==> flow/design.v <==
module rst_synch(clk, rst_n, RST_n);
  input RST_n, clk;
  output rst_n;
  reg ff1, ff2;
  always_ff @(negedge clk, negedge RST_n)
    if (!RST_n) begin
      ff1 <= 1'b0;
      ff2 <= 1'b0;
    end else begin
      ff1 <= 1'b1;
      ff2 <= ff1;
    end
  assign rst_n = ff2;
endmodule
module PWM11(clk, rst_n, duty, PWM_sig);
  input clk, rst_n;
  input[10:0] duty;
  output reg PWM_sig;
  reg[10:0] cnt;
  always_ff @(posedge clk, negedge rst_n)
    if (!rst_n) begin
      cnt <= 1'b0;
      PWM_sig <= 1'b0;
    end else begin
      cnt <= cnt + 1;
      PWM_sig <= cnt < duty;
    end
endmodule
module mtr_drv(clk, rst_n, lft_duty, rght_duty, DIRL, DIRR, PWML, PWMR);
  input clk, rst_n;
  input[11:0] lft_duty, rght_duty;
  output PWML, PWMR, DIRL, DIRR;
  wire[10:0] abs_rght_duty, abs_lft_duty;
  assign DIRR = rght_duty[11];
  assign abs_rght_duty = DIRR ? (~rght_duty[10:0]) : rght_duty[10:0];
  assign DIRL = lft_duty[11];
  assign abs_lft_duty = DIRL ? (~lft_duty[10:0]) : lft_duty[10:0];
  PWM11 rght_PWM(.clk(clk), .rst_n(rst_n), .duty(abs_rght_duty), .PWM_sig(PWMR));
  PWM11 lft_PWM(.clk(clk), .rst_n(rst_n), .duty(abs_lft_duty), .PWM_sig(PWML));
endmodule
module err_compute_DP(clk,en_accum,clr_accum,sub,sel,IR_R0,IR_R1,IR_R2,IR_R3,
                    IR_L0,IR_L1,IR_L2,IR_L3,error);
  input clk;							 
  input en_accum,clr_accum;				 
  input sub;							 
  input [2:0] sel;						 
  input [11:0] IR_R0,IR_R1,IR_R2,IR_R3;  
  input [11:0] IR_L0,IR_L1,IR_L2,IR_L3;  
  output reg signed [15:0] error;	 
	wire [15:0] selected_IR; 
	assign selected_IR = (sel==3'b000) ? {4'h0, IR_R0} :
						(sel==3'b001) ? {4'h0, IR_L0} :
						(sel==3'b010) ? {3'h0, IR_R1, 1'b0} :
						(sel==3'b011) ? {3'h0, IR_L1, 1'b0} :
						(sel==3'b100) ? {2'h0, IR_R2, 2'h0} :
						(sel==3'b101) ? {2'h0, IR_L2, 2'h0} :
						(sel==3'b110) ? {1'b0, IR_R3, 3'h0} :
						{1'b0, IR_L3, 3'h0};
	wire [15:0] selected_IR_comp;
	assign selected_IR_comp = sub ? (~selected_IR + 1'b1) : selected_IR;
	wire [15:0] next_error;
	assign next_error = error + selected_IR_comp;
  always_ff @(posedge clk)
    if (clr_accum)
	  error <= 16'h0000;
	else if (en_accum)
	  error <= next_error;  
endmodule
module err_compute_SM(sel, err_vld, IR_vld, clr_accum, en_accum, clk, rst_n);
	typedef enum reg [1:0] {IDLE, ERR, ACCUM} state_t;
		state_t state, nxt_state;
	input IR_vld, clk, rst_n;
	output logic err_vld, clr_accum, en_accum;
	output logic [2:0] sel;
	logic inc_sel, clr_sel;  
	always_ff @(posedge clk, negedge rst_n)
		if(!rst_n)
			state <= IDLE;
		else
			state <= nxt_state;
	always_ff @(posedge clk, negedge rst_n)
		if(!rst_n)
			sel <= 3'h0;
		else if(clr_sel)
			sel <= 3'h0;
		else if(inc_sel)
			sel <= sel + 1;
	always_comb begin
		nxt_state = IDLE;
		err_vld = 0;
		clr_accum = 0;
		en_accum = 0;
		inc_sel = 0;
		clr_sel = 0;
		case(state)
			IDLE: if(IR_vld) begin  
					nxt_state = ERR;
					clr_accum = 1;  
				end
			ERR: begin
					nxt_state = ACCUM;
					en_accum = 1;  
				end
			ACCUM: if(sel == 3'h7) begin  
					nxt_state = IDLE;
					err_vld = 1;  
					clr_sel = 1;
				end else begin  
					nxt_state = ERR;
					inc_sel = 1;  
				end
			default: nxt_state = IDLE;  
		endcase
	end
endmodule
module err_compute(error, err_vld, IR_vld, clk, rst_n, IR_R0,IR_R1,IR_R2,IR_R3,
                    IR_L0,IR_L1,IR_L2,IR_L3);
	input [11:0] IR_R0,IR_R1,IR_R2,IR_R3;
	input [11:0] IR_L0,IR_L1,IR_L2,IR_L3;
	input IR_vld, clk, rst_n;
	output reg signed [15:0] error;
	output logic err_vld;
	logic en_accum, clr_accum;
	wire [2:0] sel;	
	err_compute_SM sm(.sel(sel), .err_vld(err_vld), .IR_vld(IR_vld), .clr_accum(clr_accum), .en_accum(en_accum), .clk(clk), .rst_n(rst_n));			
	err_compute_DP datapath(.clk(clk),.en_accum(en_accum),.clr_accum(clr_accum),.sub(sel[0]),.sel(sel),.IR_R0(IR_R0),.IR_R1(IR_R1),.IR_R2(IR_R2),.IR_R3(IR_R3),
                    .IR_L0(IR_L0),.IR_L1(IR_L1),.IR_L2(IR_L2),.IR_L3(IR_L3),.error(error));
endmodule
module SPI_mstr16(clk,rst_n,SS_n,SCLK,MOSI,MISO,wrt,cmd,done,rd_data);
  input clk,rst_n;
  input wrt;
  input [15:0] cmd;
  input MISO;
  output reg done;		 
  output reg SS_n;		 
  output SCLK, MOSI;
  output [15:0] rd_data;
  typedef enum reg[1:0] {IDLE, FRNT_PRCH, MAIN, BCK_PRCH} state_t;
  state_t state, nxt_state;
  reg [15:0] shft_reg;
  reg [4:0] sclk_div;
  reg MISO_smpl;
  reg [3:0] bit_cnt;
  logic set_done,initialize,rst_sclk_div,shft,smpl;
  wire SCLK_rise_nxt, SCLK_fall_nxt;
  always @(posedge clk)
    if (initialize)
	  shft_reg <= cmd;
	else if (shft)
	  shft_reg <= {shft_reg[14:0],MISO_smpl};
  assign rd_data = shft_reg;
  assign MOSI = shft_reg[15];
  always @(posedge clk)
    if (smpl)
	  MISO_smpl <= MISO;
  always @(posedge clk)
    if (rst_sclk_div)
	  sclk_div <= 5'b10111;
	else
	  sclk_div <= sclk_div + 1;
  assign SCLK = sclk_div[4];
  assign SCLK_fall_nxt = &sclk_div;
  assign SCLK_rise_nxt = ~sclk_div[4] & &sclk_div[3:0];
  always @(posedge clk)
    if (initialize)
	  bit_cnt <= 4'b0000;
	else if (shft)
	  bit_cnt <= bit_cnt + 1;
  always @(posedge clk,negedge rst_n)
    if (!rst_n)
	  done <= 1'b0;			 
	else if (set_done)
	  done <= 1'b1;
	else if (initialize)
	  done <= 1'b0;
  always @(posedge clk,negedge rst_n)
    if (!rst_n)
	  SS_n <= 1'b1;			 
	else if (set_done)
	  SS_n <= 1'b1;
	else if (initialize)
	  SS_n <= 1'b0;
  always @(posedge clk, negedge	rst_n)
    if (!rst_n)
	  state <= IDLE;
	else
	  state <= nxt_state;
  always_comb begin
    nxt_state = IDLE;
	initialize = 0;
	rst_sclk_div = 0;
	set_done = 0;
	shft = 0;
	smpl = 0;
	case (state)
	  IDLE : begin
	    if (wrt) begin
		  initialize = 1;
		  nxt_state = FRNT_PRCH;
		end	 
        rst_sclk_div = 1;			 
	  end
	  FRNT_PRCH : begin
	    if (SCLK_rise_nxt) begin
		  smpl = 1;
		  nxt_state = MAIN;
		end else
		  nxt_state = FRNT_PRCH;
	  end
	  MAIN : begin
	    smpl = SCLK_rise_nxt;
		shft = SCLK_fall_nxt;
		if (&bit_cnt & SCLK_rise_nxt)
		  nxt_state = BCK_PRCH;
		else
		  nxt_state = MAIN;
	  end
	  BCK_PRCH : begin
	    if (SCLK_fall_nxt) begin
		  rst_sclk_div = 1;			 
		  set_done = 1;
		  shft = 1;
		  nxt_state = IDLE;
		end else
		  nxt_state = BCK_PRCH;  
	  end
	endcase
  end
endmodule
module A2D_intf(res, cnv_cmplt, strt_cnv, chnnl, SS_n, SCLK, MOSI, MISO, clk, rst_n);
typedef enum reg [1:0] {IDLE, CMD1, WAIT, CMD2} state_t;
	state_t state, nxt_state;
input strt_cnv, clk, rst_n;
input [2:0] chnnl;
output logic cnv_cmplt;
output [11:0] res;
input MISO;
output SS_n, SCLK, MOSI;
logic wrt, cmplt;
wire done;
wire [15:0] rd_data;
assign res[11:0] = ~rd_data[11:0];  
SPI_mstr16 spi(.cmd({2'b00, chnnl, 11'h000}), .wrt(wrt), .done(done), .rd_data(rd_data),
				.SS_n(SS_n), .SCLK(SCLK), .MOSI(MOSI), .MISO(MISO), .clk(clk), .rst_n(rst_n));
always_ff @(posedge clk, negedge rst_n)
	if(!rst_n)
		state <= IDLE;
	else
		state <= nxt_state;
always_comb begin
	nxt_state = IDLE;
	wrt = 0;
	cmplt = 0;
	case(state)
		IDLE: if(strt_cnv) begin   
				nxt_state = CMD1;
				wrt = 1;           
			end
		CMD1: if(done)             
				nxt_state = WAIT;
			   else
				nxt_state = CMD1;
		WAIT: begin
				nxt_state = CMD2;  
				wrt = 1;           
			end
		CMD2: if(done) begin       
				nxt_state = IDLE;
				cmplt = 1;         
			end else begin
				nxt_state = CMD2;
			end
		default: nxt_state = IDLE;
	endcase
end
always_ff @(posedge clk, negedge rst_n)
	if(!rst_n) begin
		cnv_cmplt <= 0;
	end else if(strt_cnv) begin  
		cnv_cmplt <= 0;
	end else if(cmplt) begin  
		cnv_cmplt <= 1;
	end
endmodule
module IR_intf(clk, rst_n, IR_R0, IR_R1, IR_R2, IR_R3, IR_L0, IR_L1, IR_L2, IR_L3, IR_en, IR_vld, line_present, SS_n, SCLK, MOSI, MISO);
  localparam LINE_THRES = 12'h040;
  parameter FAST_SIM = 0;
  input MISO, clk, rst_n;
  output reg [11:0] IR_R0, IR_R1, IR_R2, IR_R3, IR_L0, IR_L1, IR_L2, IR_L3;
  output logic IR_en, IR_vld, line_present;
  output SS_n, SCLK, MOSI;
  reg [17:0] tmr;
  reg [11:0] IR_max;
  logic rst_tmr, strt_cnv, clr, EN_R0, EN_R1, EN_R2, EN_R3, EN_L0, EN_L1, EN_L2, EN_L3, inc_chnnl, clr_chnnl;
  logic [2:0] chnnl;
  wire nxt_round, settled, cnv_cmplt;
  wire [11:0] res;
  typedef enum reg [2:0] { IDLE, WAIT_TMR, IR_SETTLE, START_CNV, WAIT_CNV } state_t;
  state_t state, next_state;
  A2D_intf a2d(.clk(clk), .rst_n(rst_n), .chnnl(chnnl), .strt_cnv(strt_cnv), .SS_n(SS_n), .SCLK(SCLK), .MOSI(MOSI), .MISO(MISO), .cnv_cmplt(cnv_cmplt), .res(res));
  always_ff @(posedge clk)
    if (EN_R0)
      IR_R0 <= res;
  always_ff @(posedge clk)
    if (EN_R1)
      IR_R1 <= res;
  always_ff @(posedge clk)
    if (EN_R2)
      IR_R2 <= res;
  always_ff @(posedge clk)
    if (EN_R3)
      IR_R3 <= res;
  always_ff @(posedge clk)
    if (EN_L0)
      IR_L0 <= res;
  always_ff @(posedge clk)
    if (EN_L1)
      IR_L1 <= res;
  always_ff @(posedge clk)
    if (EN_L2)
      IR_L2 <= res;
  always_ff @(posedge clk)
    if (EN_L3)
      IR_L3 <= res;
  always_ff @(posedge clk, negedge rst_n)
	if(!rst_n)
	  chnnl <= 3'b000;
    else if (clr_chnnl)
      chnnl <= 3'b000;
    else if (inc_chnnl)
      chnnl <= chnnl + 1;
  always_ff @(posedge clk, negedge rst_n)
  	if(!rst_n)
	  tmr <= 18'h00000;
    else if (rst_tmr)
      tmr <= 18'h00000;
    else
      tmr <= tmr + 1;
  always_ff @(posedge clk, negedge rst_n)
    if (!rst_n)
      state <= IDLE;
    else
      state <= next_state;
  always_ff @(posedge clk, negedge rst_n)
    if (!rst_n)
      line_present <= 1'b0;
    else if (IR_vld) begin
      if (IR_max > LINE_THRES)
        line_present <= 1'b1;
      else
        line_present <= 1'b0;
    end
  always_ff @(posedge clk,negedge rst_n)
    if(!rst_n)
      IR_max <= 12'h000;
    else if (clr)
      IR_max <= 12'h000;
    else if (cnv_cmplt && res > IR_max)
      IR_max <= res;
  always_comb begin
	next_state = IDLE;
    clr = 0;
    IR_en = 0;
    IR_vld = 0;
    rst_tmr = 0;
    strt_cnv = 0;
    inc_chnnl = 0;
    clr_chnnl = 0;
    EN_R0 = 0;
    EN_R1 = 0;
    EN_R2 = 0;
    EN_R3 = 0;
    EN_L0 = 0;
    EN_L1 = 0;
    EN_L2 = 0;
    EN_L3 = 0;
    case(state)
      default : begin
        clr = 1;
        rst_tmr = 1;
        next_state = WAIT_TMR;
      end
      WAIT_TMR : if (nxt_round) begin
        rst_tmr = 1;
        next_state = IR_SETTLE;
        clr = 1;
      end else begin
        clr = 1;
        next_state = WAIT_TMR;
      end
      IR_SETTLE : if (settled) begin
        IR_en = 1;
        clr_chnnl = 1;
        next_state = START_CNV;
      end else begin
        IR_en = 1;
        next_state = IR_SETTLE;
      end
      START_CNV : begin
        IR_en = 1;
        strt_cnv = 1;
        next_state = WAIT_CNV;
      end
      WAIT_CNV : if (cnv_cmplt) begin
        case (chnnl)
          3'b001 : EN_R1 = 1;
          3'b010 : EN_R2 = 1;
          3'b011 : EN_R3 = 1;
          3'b100 : EN_L0 = 1;
          3'b101 : EN_L1 = 1;
          3'b110 : EN_L2 = 1;
          3'b111 : EN_L3 = 1;
          default : EN_R0 = 1;
        endcase
        inc_chnnl = 1;
        if (chnnl == 3'b111) begin
		      rst_tmr = 1;
          IR_vld = 1;
          next_state = IDLE;
        end else begin
          IR_en = 1;
          next_state = START_CNV;
        end
      end else begin
        IR_en = 1;
        next_state = WAIT_CNV;
      end
    endcase
  end
  generate 
    if (FAST_SIM) begin
      assign nxt_round = &tmr[13:0];
      assign settled = &tmr[10:0];
    end else begin
      assign nxt_round = &tmr;
      assign settled = &tmr[11:0];
    end 
  endgenerate
endmodule
module PID(lft_speed, rght_speed, moving, error, err_vld, go, line_present, clk, rst_n);
	parameter FAST_SIM = 0;       
	localparam P_coeff = 7'h06;   
	localparam I_coeff = 7'h01;   
	localparam D_coeff = 7'h38;   
	output [11:0] lft_speed;      
	output [11:0] rght_speed;     
	output wire moving;           
	input [15:0] error;
	input err_vld, go, line_present;
	input clk, rst_n;
	reg [10:0] FRWRD;             
	reg signed [14:0] P_term;
	reg signed [9:0] I_term;
	reg signed [14:0] D_term;
	reg signed [14:0] P_term_flopped;
	reg signed [9:0] I_term_flopped;
	reg signed [14:0] D_term_flopped;
	wire signed [14:0] PID;
	wire [11:0] FRWRD_sum;
	wire [11:0] FRWRD_diff;
	wire incr_en;
	assign PID = go ? (P_term_flopped + {{5{I_term_flopped[9]}},I_term_flopped} + D_term_flopped) : 15'h0000;
	assign moving = (FRWRD > 11'h080) ? 1'b1 : 1'b0;  
	assign lft_speed = moving ? FRWRD_sum : {1'b0, FRWRD};  
	assign rght_speed = moving ? FRWRD_diff : {1'b0, FRWRD};  
	assign FRWRD_sum = {1'b0, FRWRD} + PID[14:3];  
	assign FRWRD_diff = {1'b0, FRWRD} - PID[14:3];
	assign incr_en = err_vld && ~&FRWRD[9:8];  
	always_ff @(posedge clk) begin
		P_term_flopped <= P_term;
		I_term_flopped <= I_term;  
		D_term_flopped <= D_term;
	end
	generate
		if(FAST_SIM) begin
			always_ff @(posedge clk, negedge rst_n)
				if(!rst_n)
					FRWRD <= 11'h000;
				else if(!go)
					FRWRD <= 11'h000;
				else if(incr_en)
					FRWRD <= FRWRD + 6'h20;
		end else begin
			always_ff @(posedge clk, negedge rst_n)
				if(!rst_n)
					FRWRD <= 11'h000;
				else if(!go)
					FRWRD <= 11'h000;
				else if(incr_en)
					FRWRD <= FRWRD + 6'h04;
		end
	endgenerate
	wire signed [10:0] err_sat;
	assign err_sat = (!error[15] && |error[14:10]) ? 11'h3ff :
						(error[15] && ~&error[14:10]) ? 11'h400 :
						error[10:0];
	assign P_term = $signed(P_coeff)*err_sat;  
	logic [10:0] err_sat_flopped, prev_err;
	wire [10:0] D_diff;
	wire signed [7:0] D_diff_sat;
	always_ff @(posedge clk, negedge rst_n)
		if(!rst_n) begin
			err_sat_flopped <= 11'h000;
			prev_err <= 11'h000;
		end else if(err_vld) begin
			err_sat_flopped <= err_sat;
			prev_err <= err_sat_flopped;
		end
	assign D_diff = err_sat - prev_err;
	assign D_diff_sat = (!D_diff[10] && |D_diff[9:7]) ? 8'h7f :
						(D_diff[10] && ~&D_diff[9:7]) ? 8'h80 :
						D_diff[7:0];
	assign D_term = $signed(D_coeff)*D_diff_sat;
	logic signed [15:0] integrator;
    logic [15:0] ext_err_sat;  
    logic [15:0] temp_sum;  
    logic [15:0] res_sum;  
    logic overflow_sel;  
    logic res_sel;  
    assign ext_err_sat = { {5{err_sat[10]}}, err_sat[10:0] };
    assign temp_sum = integrator + ext_err_sat;  
    assign res_sum = (~overflow_sel && err_vld) ? temp_sum : integrator;  
	assign I_term = $signed(I_coeff)*integrator[15:6];
    always_ff @(posedge clk, negedge rst_n)
        if (!rst_n)
            integrator <= 0;
        else if (res_sel)
            integrator <= 0;
        else
            integrator <= res_sum;
    always_comb begin
        overflow_sel = 0;
        if (ext_err_sat[15] == integrator[15] && ext_err_sat[15] != temp_sum[15]) begin
            overflow_sel = 1;
        end
    end
    logic prev_line;  
    always_ff @(posedge clk, negedge rst_n)
        if (!rst_n) 
            prev_line <= 0;
        else
            prev_line <= line_present;
    logic pos_edge;  
    assign pos_edge = (prev_line == 0) && (line_present == 1);
    assign res_sel = pos_edge | (~go) | (~moving);
endmodule
module UART_rcv(rdy, rx_data, clr_rdy, RX, clk, rst_n);
typedef enum reg [1:0] {IDLE, START, RXS} state_t;
	state_t state, nxt_state;
input clk, rst_n;
input clr_rdy;
output [7:0] rx_data;
input RX;
output reg rdy;
reg [12:0] baud_cnt;
reg [3:0] bit_cnt;
reg [8:0] rx_shft_reg;
reg RX_metastable, RX_stable, RX_previous;
reg start, shift, receiving, set_rdy;  
always_ff @(posedge clk)
	if(start)
		bit_cnt <= 4'h0;
	else if(shift)
		bit_cnt <= bit_cnt+1;
always_ff @(posedge clk)
	if(start)
		baud_cnt <= 13'h0000;
	else if(shift)
		baud_cnt <= 13'h0000;
	else if(receiving)
		baud_cnt <= baud_cnt+1;
assign shift = (baud_cnt == 13'h1458);  
always_ff @(posedge clk)
	RX_metastable <= RX;
always_ff @(posedge clk) begin
	RX_stable <= RX_metastable;
	RX_previous <= RX_stable;  
end
always_ff @(posedge clk)
	if(shift)
		rx_shft_reg <= {RX_stable, rx_shft_reg} >> 1;  
assign rx_data = rx_shft_reg;
always_ff @(posedge clk, negedge rst_n)
	if(!rst_n)
		rdy <= 1'b0;
	else if(clr_rdy || start)
		rdy <= 1'b0;
	else if(set_rdy)
		rdy <= 1'b1;
always_ff @(posedge clk, negedge rst_n)
	if(!rst_n)
		state <= IDLE;
	else
		state <= nxt_state;
always_comb begin
	nxt_state = IDLE;
	start = 0;
	receiving = 0;
	set_rdy = 0;
	case(state)
		IDLE: if(!RX_stable && RX_previous) begin  
				nxt_state = START;
				start = 1;
			end
		START: begin
			nxt_state = RXS;
			receiving = 1;
			end
		RXS: if(bit_cnt == 4'h9) begin  
				nxt_state = IDLE;
				set_rdy = 1;
			end else begin
				nxt_state = RXS;
				receiving = 1;
			end
		default: nxt_state = IDLE;  
	endcase
end
endmodule
module UART_wrapper(cmd_rdy, clr_cmd_rdy, cmd, RX, clk, rst_n);
typedef enum reg [1:0] {BYTE1, BYTE2} state_t;
	state_t state, nxt_state;
input clr_cmd_rdy, RX, clk, rst_n;
output logic [15:0] cmd;
output logic cmd_rdy;
wire rx_rdy;
wire [7:0] rx_data;
logic clr_rx_rdy, set_cmd_rdy, shft_byte;
UART_rcv UART_rx(.clk(clk),.rst_n(rst_n),.RX(RX),.rdy(rx_rdy),.rx_data(rx_data),.clr_rdy(clr_rx_rdy));
always_ff @(posedge clk)
	if(shft_byte)
		cmd <= {cmd[7:0],rx_data[7:0]};  
always_ff @(posedge clk, negedge rst_n)
	if(!rst_n)
		state <= BYTE1;
	else
		state <= nxt_state;
always_comb begin
	nxt_state = BYTE1;
	clr_rx_rdy = 0;
	shft_byte = 0;
	set_cmd_rdy = 0;
	case(state)
		BYTE1: if(rx_rdy) begin  
			shft_byte = 1;  
			clr_rx_rdy = 1;  
			nxt_state = BYTE2;
		end
		BYTE2: if(rx_rdy) begin  
			shft_byte = 1;  
			clr_rx_rdy = 1;  
			set_cmd_rdy = 1;  
			nxt_state = BYTE1;
		end else
			nxt_state = BYTE2;
		default: nxt_state = BYTE1;
	endcase
end
always_ff @(posedge clk, negedge rst_n)
	if(!rst_n)
		cmd_rdy <= 0;
	else if(clr_cmd_rdy)
		cmd_rdy <= 0;
	else if(set_cmd_rdy)
		cmd_rdy <= 1;
endmodule
module cmd_proc(clk,rst_n,BMPL_n,BMPR_n,go,err_opn_lp,line_present,buzz,RX);
input clk,rst_n,BMPL_n,BMPR_n,RX,line_present;
output logic go;
output logic buzz;
output reg [15:0] err_opn_lp;
logic last_veer_right, nxt_cmd, cmd_rdy, cap_cmd, rst_tmr;
logic [15:0] cmd;
logic [1:0] cmd_reg;
logic [15:0] cmd_shft_reg;
logic [25:0] tmr;
logic REV_tmr1, REV_tmr2, BMP_DBNC_tmr;
logic shft;
logic en_buzz;
logic [14:0] buzz_cntr;
parameter FAST_SIM = 0;
UART_wrapper UART(.cmd(cmd), .cmd_rdy(cmd_rdy), .clr_cmd_rdy(cap_cmd), .RX(RX), .clk(clk), .rst_n(rst_n));
always_ff @(posedge clk, negedge rst_n)begin 
	if(!rst_n)
		cmd_shft_reg[15:0] <= 16'h0000;
	else if(cap_cmd) begin 
		cmd_shft_reg[15:0] <= cmd[15:0];
	end else if(shft) begin 
		cmd_shft_reg[15:0] <= {2'b0 , cmd_shft_reg[15:2]}; 
	end 
end 
assign cmd_reg[1:0] = cmd_shft_reg[1:0];
always_ff@(posedge clk, negedge rst_n) begin 
	if(!rst_n)
		buzz_cntr <= 15'b000000000000000;
	else if(en_buzz)
		buzz_cntr <= buzz_cntr + 1;
end 
assign buzz = buzz_cntr[14];
always_ff @(posedge clk, negedge rst_n) begin 
	if(!rst_n)
		last_veer_right <= 0;
	else if(nxt_cmd)
		last_veer_right <= cmd_reg[0];
end 
always_ff @(posedge clk, negedge rst_n) begin
	if(!rst_n)
		tmr <= 0;
	else if(rst_tmr)
		tmr <= 0;
	else
		tmr <= tmr + 1;
end 
typedef enum reg [3:0] { IDLE, READY, CLR_GO, ASSERT_ERR_OPN_LP_1,ASSERT_ERR_OPN_LP_2, RST_ERR_OPN_LP, ASSERT_LFT_RGHT_ERR,BUZZ_100MS, BUZZ, REGULAR_VEER} state_t;
state_t state, next_state;
  always_ff @(posedge clk, negedge rst_n)
    if (!rst_n)
      state <= IDLE;
    else
      state <= next_state;
assign shft = nxt_cmd;
always_comb begin 
	next_state = IDLE;
	nxt_cmd = 0;
	cap_cmd = 0;
	err_opn_lp = 0;
	go = 0;
	rst_tmr = 0;
	en_buzz = 0;
	case (state) 
	IDLE : begin 
		if(cmd_rdy && line_present) begin 
			next_state = READY;
			cap_cmd = 1;
			go = 1;
		end else
			next_state = IDLE;
	end 
	READY : begin
		cap_cmd = 0;
		if(line_present) begin 
			if(!BMPL_n || !BMPR_n) begin 
				go = 0;
				rst_tmr = 1;
				en_buzz = 1;
				next_state = BUZZ_100MS;
				if(BMPL_n && BMPR_n)
					next_state = READY;
				else
					next_state = BUZZ;
			end else begin
				go = 1;
				next_state = READY;
			end
		end else if(cmd_shft_reg[1:0] == 2'b11) begin 
			go = 0;
			rst_tmr = 1;
			next_state = ASSERT_ERR_OPN_LP_1;
		end else if(|cmd_shft_reg[1:0]) begin
			go = 1;
			rst_tmr = 1;
			next_state = REGULAR_VEER;
		end else begin 
			go = 0;
			rst_tmr = 1;
			next_state = IDLE;
		end 
	end
	REGULAR_VEER : begin
		go = 1;
		if(cmd_shft_reg[0]) begin
			err_opn_lp = 16'h340;
			next_state = REGULAR_VEER;
		end else begin
			err_opn_lp = -16'h340;
			next_state = REGULAR_VEER;
		end 
		if(line_present) begin 
			nxt_cmd = 1;
			next_state = READY;
		end else
			next_state = REGULAR_VEER;
	end
	ASSERT_ERR_OPN_LP_1 : begin 
		go = 1;
		if(!last_veer_right) begin 
			if(!REV_tmr1) begin 
				err_opn_lp = -16'h1E0;
				next_state = ASSERT_ERR_OPN_LP_1;
			end else begin 
				go = 0;
				rst_tmr = 1;
				next_state = ASSERT_ERR_OPN_LP_2;
			end 
		end else begin 
			if(!REV_tmr1) begin 
				err_opn_lp = 16'h1E0;
				next_state = ASSERT_ERR_OPN_LP_1;
			end else begin 
				go = 0;
				rst_tmr = 1;
				next_state = ASSERT_ERR_OPN_LP_2;
			end 
		end
	end 
	ASSERT_ERR_OPN_LP_2 : begin 
		go = 1;
		if(!last_veer_right) begin 
			if(!REV_tmr2) begin 
				err_opn_lp = 16'h380;
				next_state = ASSERT_ERR_OPN_LP_2;
			end else begin 
				rst_tmr = 1;
				next_state = RST_ERR_OPN_LP;
			end 
		end else begin 
			if(!REV_tmr2) begin 
				err_opn_lp = -16'h380;
				next_state = ASSERT_ERR_OPN_LP_2;
			end else begin 
				rst_tmr = 1;
				next_state = RST_ERR_OPN_LP;
			end 
		end
	end 
	RST_ERR_OPN_LP : begin
		go = 1; 
		err_opn_lp = 0;
		if(line_present) begin
			nxt_cmd = 1;
			next_state = READY;
		end	else
			next_state = RST_ERR_OPN_LP;
	end 
	BUZZ_100MS : begin
		en_buzz = 1;
		if(BMP_DBNC_tmr) begin 
			if(BMPL_n && BMPR_n) begin 
				en_buzz = 0;
				next_state = READY;
			end else begin 
				next_state = BUZZ;
			end
		end else
			next_state = BUZZ_100MS;
	end 
	BUZZ : begin
		en_buzz = 1;
		if(BMPL_n && BMPR_n) begin 
			en_buzz = 0;
			next_state = READY;
		end else begin 
			next_state = BUZZ;
		end
	end 
	endcase
end 
 generate 
    if (FAST_SIM) begin
      assign REV_tmr1 = tmr[20:16] == 5'h0A ? 1'b1 : 1'b0;
      assign REV_tmr2 = tmr[20:16] == 5'h10 ? 1'b1 : 1'b0;
	  assign BMP_DBNC_tmr = &tmr[16:0];
    end else begin
      assign REV_tmr1 = tmr[20:16] == 5'h16 ? 1'b1 : 1'b0;
      assign REV_tmr2 = tmr[25:21] == 5'h1F ? 1'b1 : 1'b0;
	  assign BMP_DBNC_tmr = &tmr[21:0];
    end 
  endgenerate
endmodule 
module MazeRunner(clk,RST_n,SS_n,MOSI,MISO,SCLK,PWMR,PWML,
                  DIRR,DIRL,IR_EN,BMPL_n,BMPR_n,buzz,
				  buzz_n,RX,LED);
  input clk;		 
  input RST_n;		 
  output SS_n;		 
  output MOSI;		 
  output SCLK;		 
  input MISO;		 
  output PWMR;		 
  output PWML;		 
  output DIRR;		 
  output DIRL;		 
  output IR_EN;		 
  input BMPL_n;		 
  input BMPR_n;		 
  output buzz;		 
  output buzz_n;
  input RX;			 
  output [7:0] LED;	 
  wire rst_n;		 
  wire send_resp;	 
  wire cmd_rdy;		 
  wire [15:0] cmd;	 
  wire clr_cmd_rdy;	 
  wire [11:0] IR_R0,IR_R1,IR_R2,IR_R3;
  wire [11:0] IR_L0,IR_L1,IR_L2,IR_L3;
  wire moving;
  wire IR_vld;					 
  wire line_present;		 
  wire err_vld;				 
  wire go;
  wire [15:0] err_raw;		 
  wire [15:0] err_opn_lp;	 
  wire [15:0] error;		 
  wire signed [11:0] lft_spd,rght_spd;
  wire bmp_raw;				 
  localparam FAST_SIM = 1;		 
  rst_synch iRST(.clk(clk),.RST_n(RST_n),.rst_n(rst_n));
  mtr_drv iDRV(.clk(clk), .rst_n(rst_n), .lft_duty(lft_spd), .rght_duty(rght_spd), .DIRL(DIRL), .DIRR(DIRR), .PWML(PWML), .PWMR(PWMR));
  IR_intf #(.FAST_SIM(FAST_SIM)) iINTF(.clk(clk), .rst_n(rst_n), .IR_R0(IR_R0), .IR_R1(IR_R1), .IR_R2(IR_R2), .IR_R3(IR_R3), .IR_L0(IR_L0), .IR_L1(IR_L1), .IR_L2(IR_L2), .IR_L3(IR_L3), .IR_en(IR_EN), .IR_vld(IR_vld), .line_present(line_present), .SS_n(SS_n), .SCLK(SCLK), .MOSI(MOSI), .MISO(MISO));
  err_compute iERR(.error(err_raw), .err_vld(err_vld), .IR_R0(IR_R0), .IR_L0(IR_L0), .IR_R1(IR_R1), .IR_L1(IR_L1), .IR_R2(IR_R2), .IR_L2(IR_L2), .IR_R3(IR_R3), .IR_L3(IR_L3), .IR_vld(IR_vld), .clk(clk), .rst_n(rst_n));
  cmd_proc #(FAST_SIM) iCMDPROC(.clk(clk), .rst_n(rst_n), .BMPL_n(BMPL_n), .BMPR_n(BMPR_n), .go(go), .err_opn_lp(err_opn_lp), .line_present(line_present), .buzz(buzz), .RX(RX));
  assign buzz_n = ~buzz;
  assign error = (line_present) ? err_raw : err_opn_lp;	 
  PID #(.FAST_SIM(FAST_SIM)) iPID(.clk(clk), .rst_n(rst_n), .lft_speed(lft_spd), .rght_speed(rght_spd), .moving(moving), .error(error), .err_vld(err_vld), .go(go), .line_present(line_present));
  assign LED = 0;  
endmodule
==> Reports on MazeRunner <==
The steps from the RTL of MazeRunner to its reports follow in flow order.
Line numbers count from 1 in the design file above.
Operators carry their Yosys type and port widths (W data, S select, Z words).
Library cell names are shortened.
{ "inputs": {"top": "MazeRunner", "clock_port": "clk", "cell_library": "sky130hd", "lib_corner": "tt_025C_1v80"} }

==> Elaborated design <==
Source: Yosys, flattened and elaborated, memories not mapped. Widths are those after wreduce. Registers that Yosys merges into a memory's read port (data or address) are not register bits. Print and check cells do not count.
{ "bits": {"word_cells": 378, "output_inout_bits": 18, "ff_bits": 411, "inputBits": 6} }
{ "op_classes": {"compare": 5, "n_eq": 44, "n_mux": 172, "n_logic": 14, "add_sub_neg": 20, "mul": 2, "reduce_and_logical": 65} }
{ "op_table": {"columns": ["operator", "count"], "rows": [
  ["$mux W16", 12],
  ["$mux W15", 8],
  ["$mux W1", 93],
  ["$mux W11", 6],
  ["$mul A4 B8 Y12 const A", 1],
  ["$pmux W16 S3", 1],
  ["$mux W12", 4],
  ["$mul A3 B11 Y14 const A", 1],
  ["$add A16 B16 Y16", 2],
  ["$pmux W4 S8", 1],
  ["$add A15 B15 Y15", 2],
  ["$mux W4", 7],
  ["$eq A3 B3 Y1 const B", 9],
  ["$add A26 B1 Y26 const B", 1],
  ["$mux W26", 1],
  ["$add A11 B1 Y11 const B", 2],
  ["$lt A11 B11 Y1", 2],
  ["$not A11 Y11", 2],
  ["$pmux W1 S3", 7],
  ["$mux W3", 7],
  ["$reduce_bool A2 Y1", 10],
  ["$add A18 B1 Y18 const B", 1],
  ["$reduce_or A2 Y1", 9],
  ["$eq A3 B2 Y1 const B", 6],
  ["$reduce_or A3 Y1", 6],
  ["$mux W18", 1],
  ["$reduce_and A17 Y1", 1],
  ["$not A15 Y16", 1]
]} }
Not listed: further kinds 55, cells in them 118.

==> Logic depth <==
Yosys ltp: most cells in a row. Word level: on the elaborated netlist, between registers, memories and ports. Mapped: between sequential cells and ports; inverters and the memories' decode and read muxes count.
{ "depth": {"ltp_word": 19, "abc_area": 0, "mapped_depth": 29, "mapped_depth_nobuf": 28} }

==> Mapped cells and area <==
Source: synth_stat.txt of the flow (Yosys; design flattened, memories mapped). It holds for the ABC_AREA given above (unset counts as 0); a run with the other value may have another netlist.
{ "types": {"columns": ["type", "count"], "rows": [
  ["dfrtp_1", 181],
  ["edfxtp_1", 125],
  ["ha_1", 163],
  ["dfxtp_1", 93],
  ["xnor2_1", 113],
  ["nand2_1", 213],
  ["nor2_1", 192],
  ["a21oi_1", 137],
  ["xor2_1", 65],
  ["inv_1", 139],
  ["o21ai_0", 100],
  ["fa_1", 22],
  ["mux2i_1", 39],
  ["nand3_1", 61],
  ["a21o_1", 34],
  ["and3_1", 35],
  ["dfstp_2", 8],
  ["nand4_1", 32]
]} }
Other cell types: 66; their cells: 424.
{ "synth_totals": {"area_um2": 22011.1, "seqArea_um2": 10405.0, "flip_flops": 409, "cell_count": 2176} }
By module: a second synthesis without flattening, with its own total; a netlist apart from the flattened one above.
{ "unflattened": {"cells_unflattened": 2162, "hier_area_um2": 23117.2} }
Each row is one instance without its submodules.
{ "by_module": {"columns": ["module", "n_cells", "n_inst", "area_um2", "seq_area_um2"], "rows": [
  ["PID #(FAST_SIM=1)", 718, 1, 6595.1, 1826.8],
  ["IR_intf #(FAST_SIM=1)", 338, 1, 5082.4, 3759.9],
  ["cmd_proc #(FAST_SIM=1)", 322, 1, 3037.9, 1527.7],
  ["err_compute_DP", 282, 1, 2444.8, 320.3],
  ["UART_rcv", 132, 1, 1430.1, 772.0],
  ["PWM11", 70, 2, 711.9, 300.3],
  ["SPI_mstr16", 99, 1, 1413.9, 843.3],
  ["UART_wrapper", 24, 1, 595.6, 556.8],
  ["MazeRunner", 28, 1, 316.6, 0.0],
  ["err_compute_SM", 19, 1, 257.7, 151.4],
  ["A2D_intf", 31, 1, 235.2, 126.4],
  ["mtr_drv", 26, 1, 230.2, 0.0],
  ["rst_synch", 3, 1, 53.8, 50.0],
  ["err_compute", 0, 1, 0.0, 0.0]
]} }

Stored flow runs of MazeRunner (2 of them; Yosys, OpenROAD, sky130hd). They differ in their settings and are not a sequence. Constraints: input delay and output delay 20% of the set period each, output load 0.01 pF.
"timing.worst_path_ps" = time allowed to the worst setup path (clock period - input delay - output delay, where it has them) - its slack; a late launch clock adds to it, a late capture clock takes from it.
"fin_power_uw": no workload was simulated; the value follows from the tool's default switching activity.
"timing.worst_path_ps" is known to 10 ps.

Job 1
==> flow/run.sh <==
#!/bin/bash
# the make line also repeats the synthesis and layout settings of config.mk as NAME=value (left out here)
make -C /OpenROAD-flow-scripts/flow DESIGN_CONFIG=/design/flow/config.mk WORK_HOME=/design/flow/orfs CLKGATE_MAP_FILE= finish
==> flow/config.mk <==
export PLATFORM = sky130hd
export DESIGN_NAME = MazeRunner
export DESIGN_NICKNAME = MazeRunner
export VERILOG_FILES = /design/flow/design.v
export SDC_FILE = /design/flow/constraint.sdc
export NUM_CORES = 4
export LEC_CHECK = 0
export CAP_MARGIN = 25
export CELL_PAD_IN_SITES_DETAIL_PLACEMENT = 1
export CORE_ASPECT_RATIO = 1.32
export CORE_MARGIN = 8
export CORE_UTILIZATION = 18
export GPL_TIMING_DRIVEN = 0
export MAX_ROUTING_LAYER = met4
export PLACE_DENSITY_LB_ADDON = 0.15
export SETUP_SLACK_MARGIN = 2.27
export SLEW_MARGIN = 35
export TNS_END_PERCENT = 95
==> flow/constraint.sdc <==
create_clock -name core_clock -period 10.0 [get_ports {clk}]
set_input_delay 2.0000 -clock core_clock [delete_from_list [all_inputs] [get_ports {clk}]]
set_output_delay 2.0000 -clock core_clock [all_outputs]
set_load 0.01 [all_outputs]

==> results of job 1, as JSON <==
{
  "final_util_pct": 21.8,
  "layout_stdcell_area_um2": 26481.6,
  "total_die_area_um2": 133837.0,
  "fin_power_uw": 3780,
  "hold_ws_ps": 301,
  "setup_worst_slack_ps": 2484,
  "timing.worst_path_ps": 3520,
  "critical_path_type": "input -> output",
  "synthArea_um2": 22011.1
}

Job 2
==> flow/run.sh <==
#!/bin/bash
# the make line also repeats the synthesis and layout settings of config.mk as NAME=value (left out here)
make -C /OpenROAD-flow-scripts/flow DESIGN_CONFIG=/design/flow/config.mk WORK_HOME=/design/flow/orfs CLKGATE_MAP_FILE= finish
==> flow/config.mk <==
export PLATFORM = sky130hd
export DESIGN_NAME = MazeRunner
export DESIGN_NICKNAME = MazeRunner
export VERILOG_FILES = /design/flow/design.v
export SDC_FILE = /design/flow/constraint.sdc
export NUM_CORES = 4
export LEC_CHECK = 0
export CAP_MARGIN = 25
export CELL_PAD_IN_SITES_DETAIL_PLACEMENT = 1
export CORE_ASPECT_RATIO = 1.32
export CORE_MARGIN = 2
export CORE_UTILIZATION = 18
export GPL_TIMING_DRIVEN = 0
export MAX_ROUTING_LAYER = met4
export PLACE_DENSITY_LB_ADDON = 0.25
export SETUP_SLACK_MARGIN = 2.27
export SLEW_MARGIN = 35
==> flow/constraint.sdc <==
create_clock -name core_clock -period 10.0 [get_ports {clk}]
set_input_delay 2.0000 -clock core_clock [delete_from_list [all_inputs] [get_ports {clk}]]
set_output_delay 2.0000 -clock core_clock [all_outputs]
set_load 0.01 [all_outputs]

==> results of job 2, as JSON <==
{
  "final_util_pct": 21.7,
  "fin_power_uw": 3754,
  "layout_stdcell_area_um2": 26432.9,
  "setup_worst_slack_ps": 2520,
  "total_die_area_um2": 125124.0,
  "timing.worst_path_ps": 3480,
  "critical_path_type": "input -> output",
  "hold_ws_ps": 296,
  "synthArea_um2": 22011.1
}
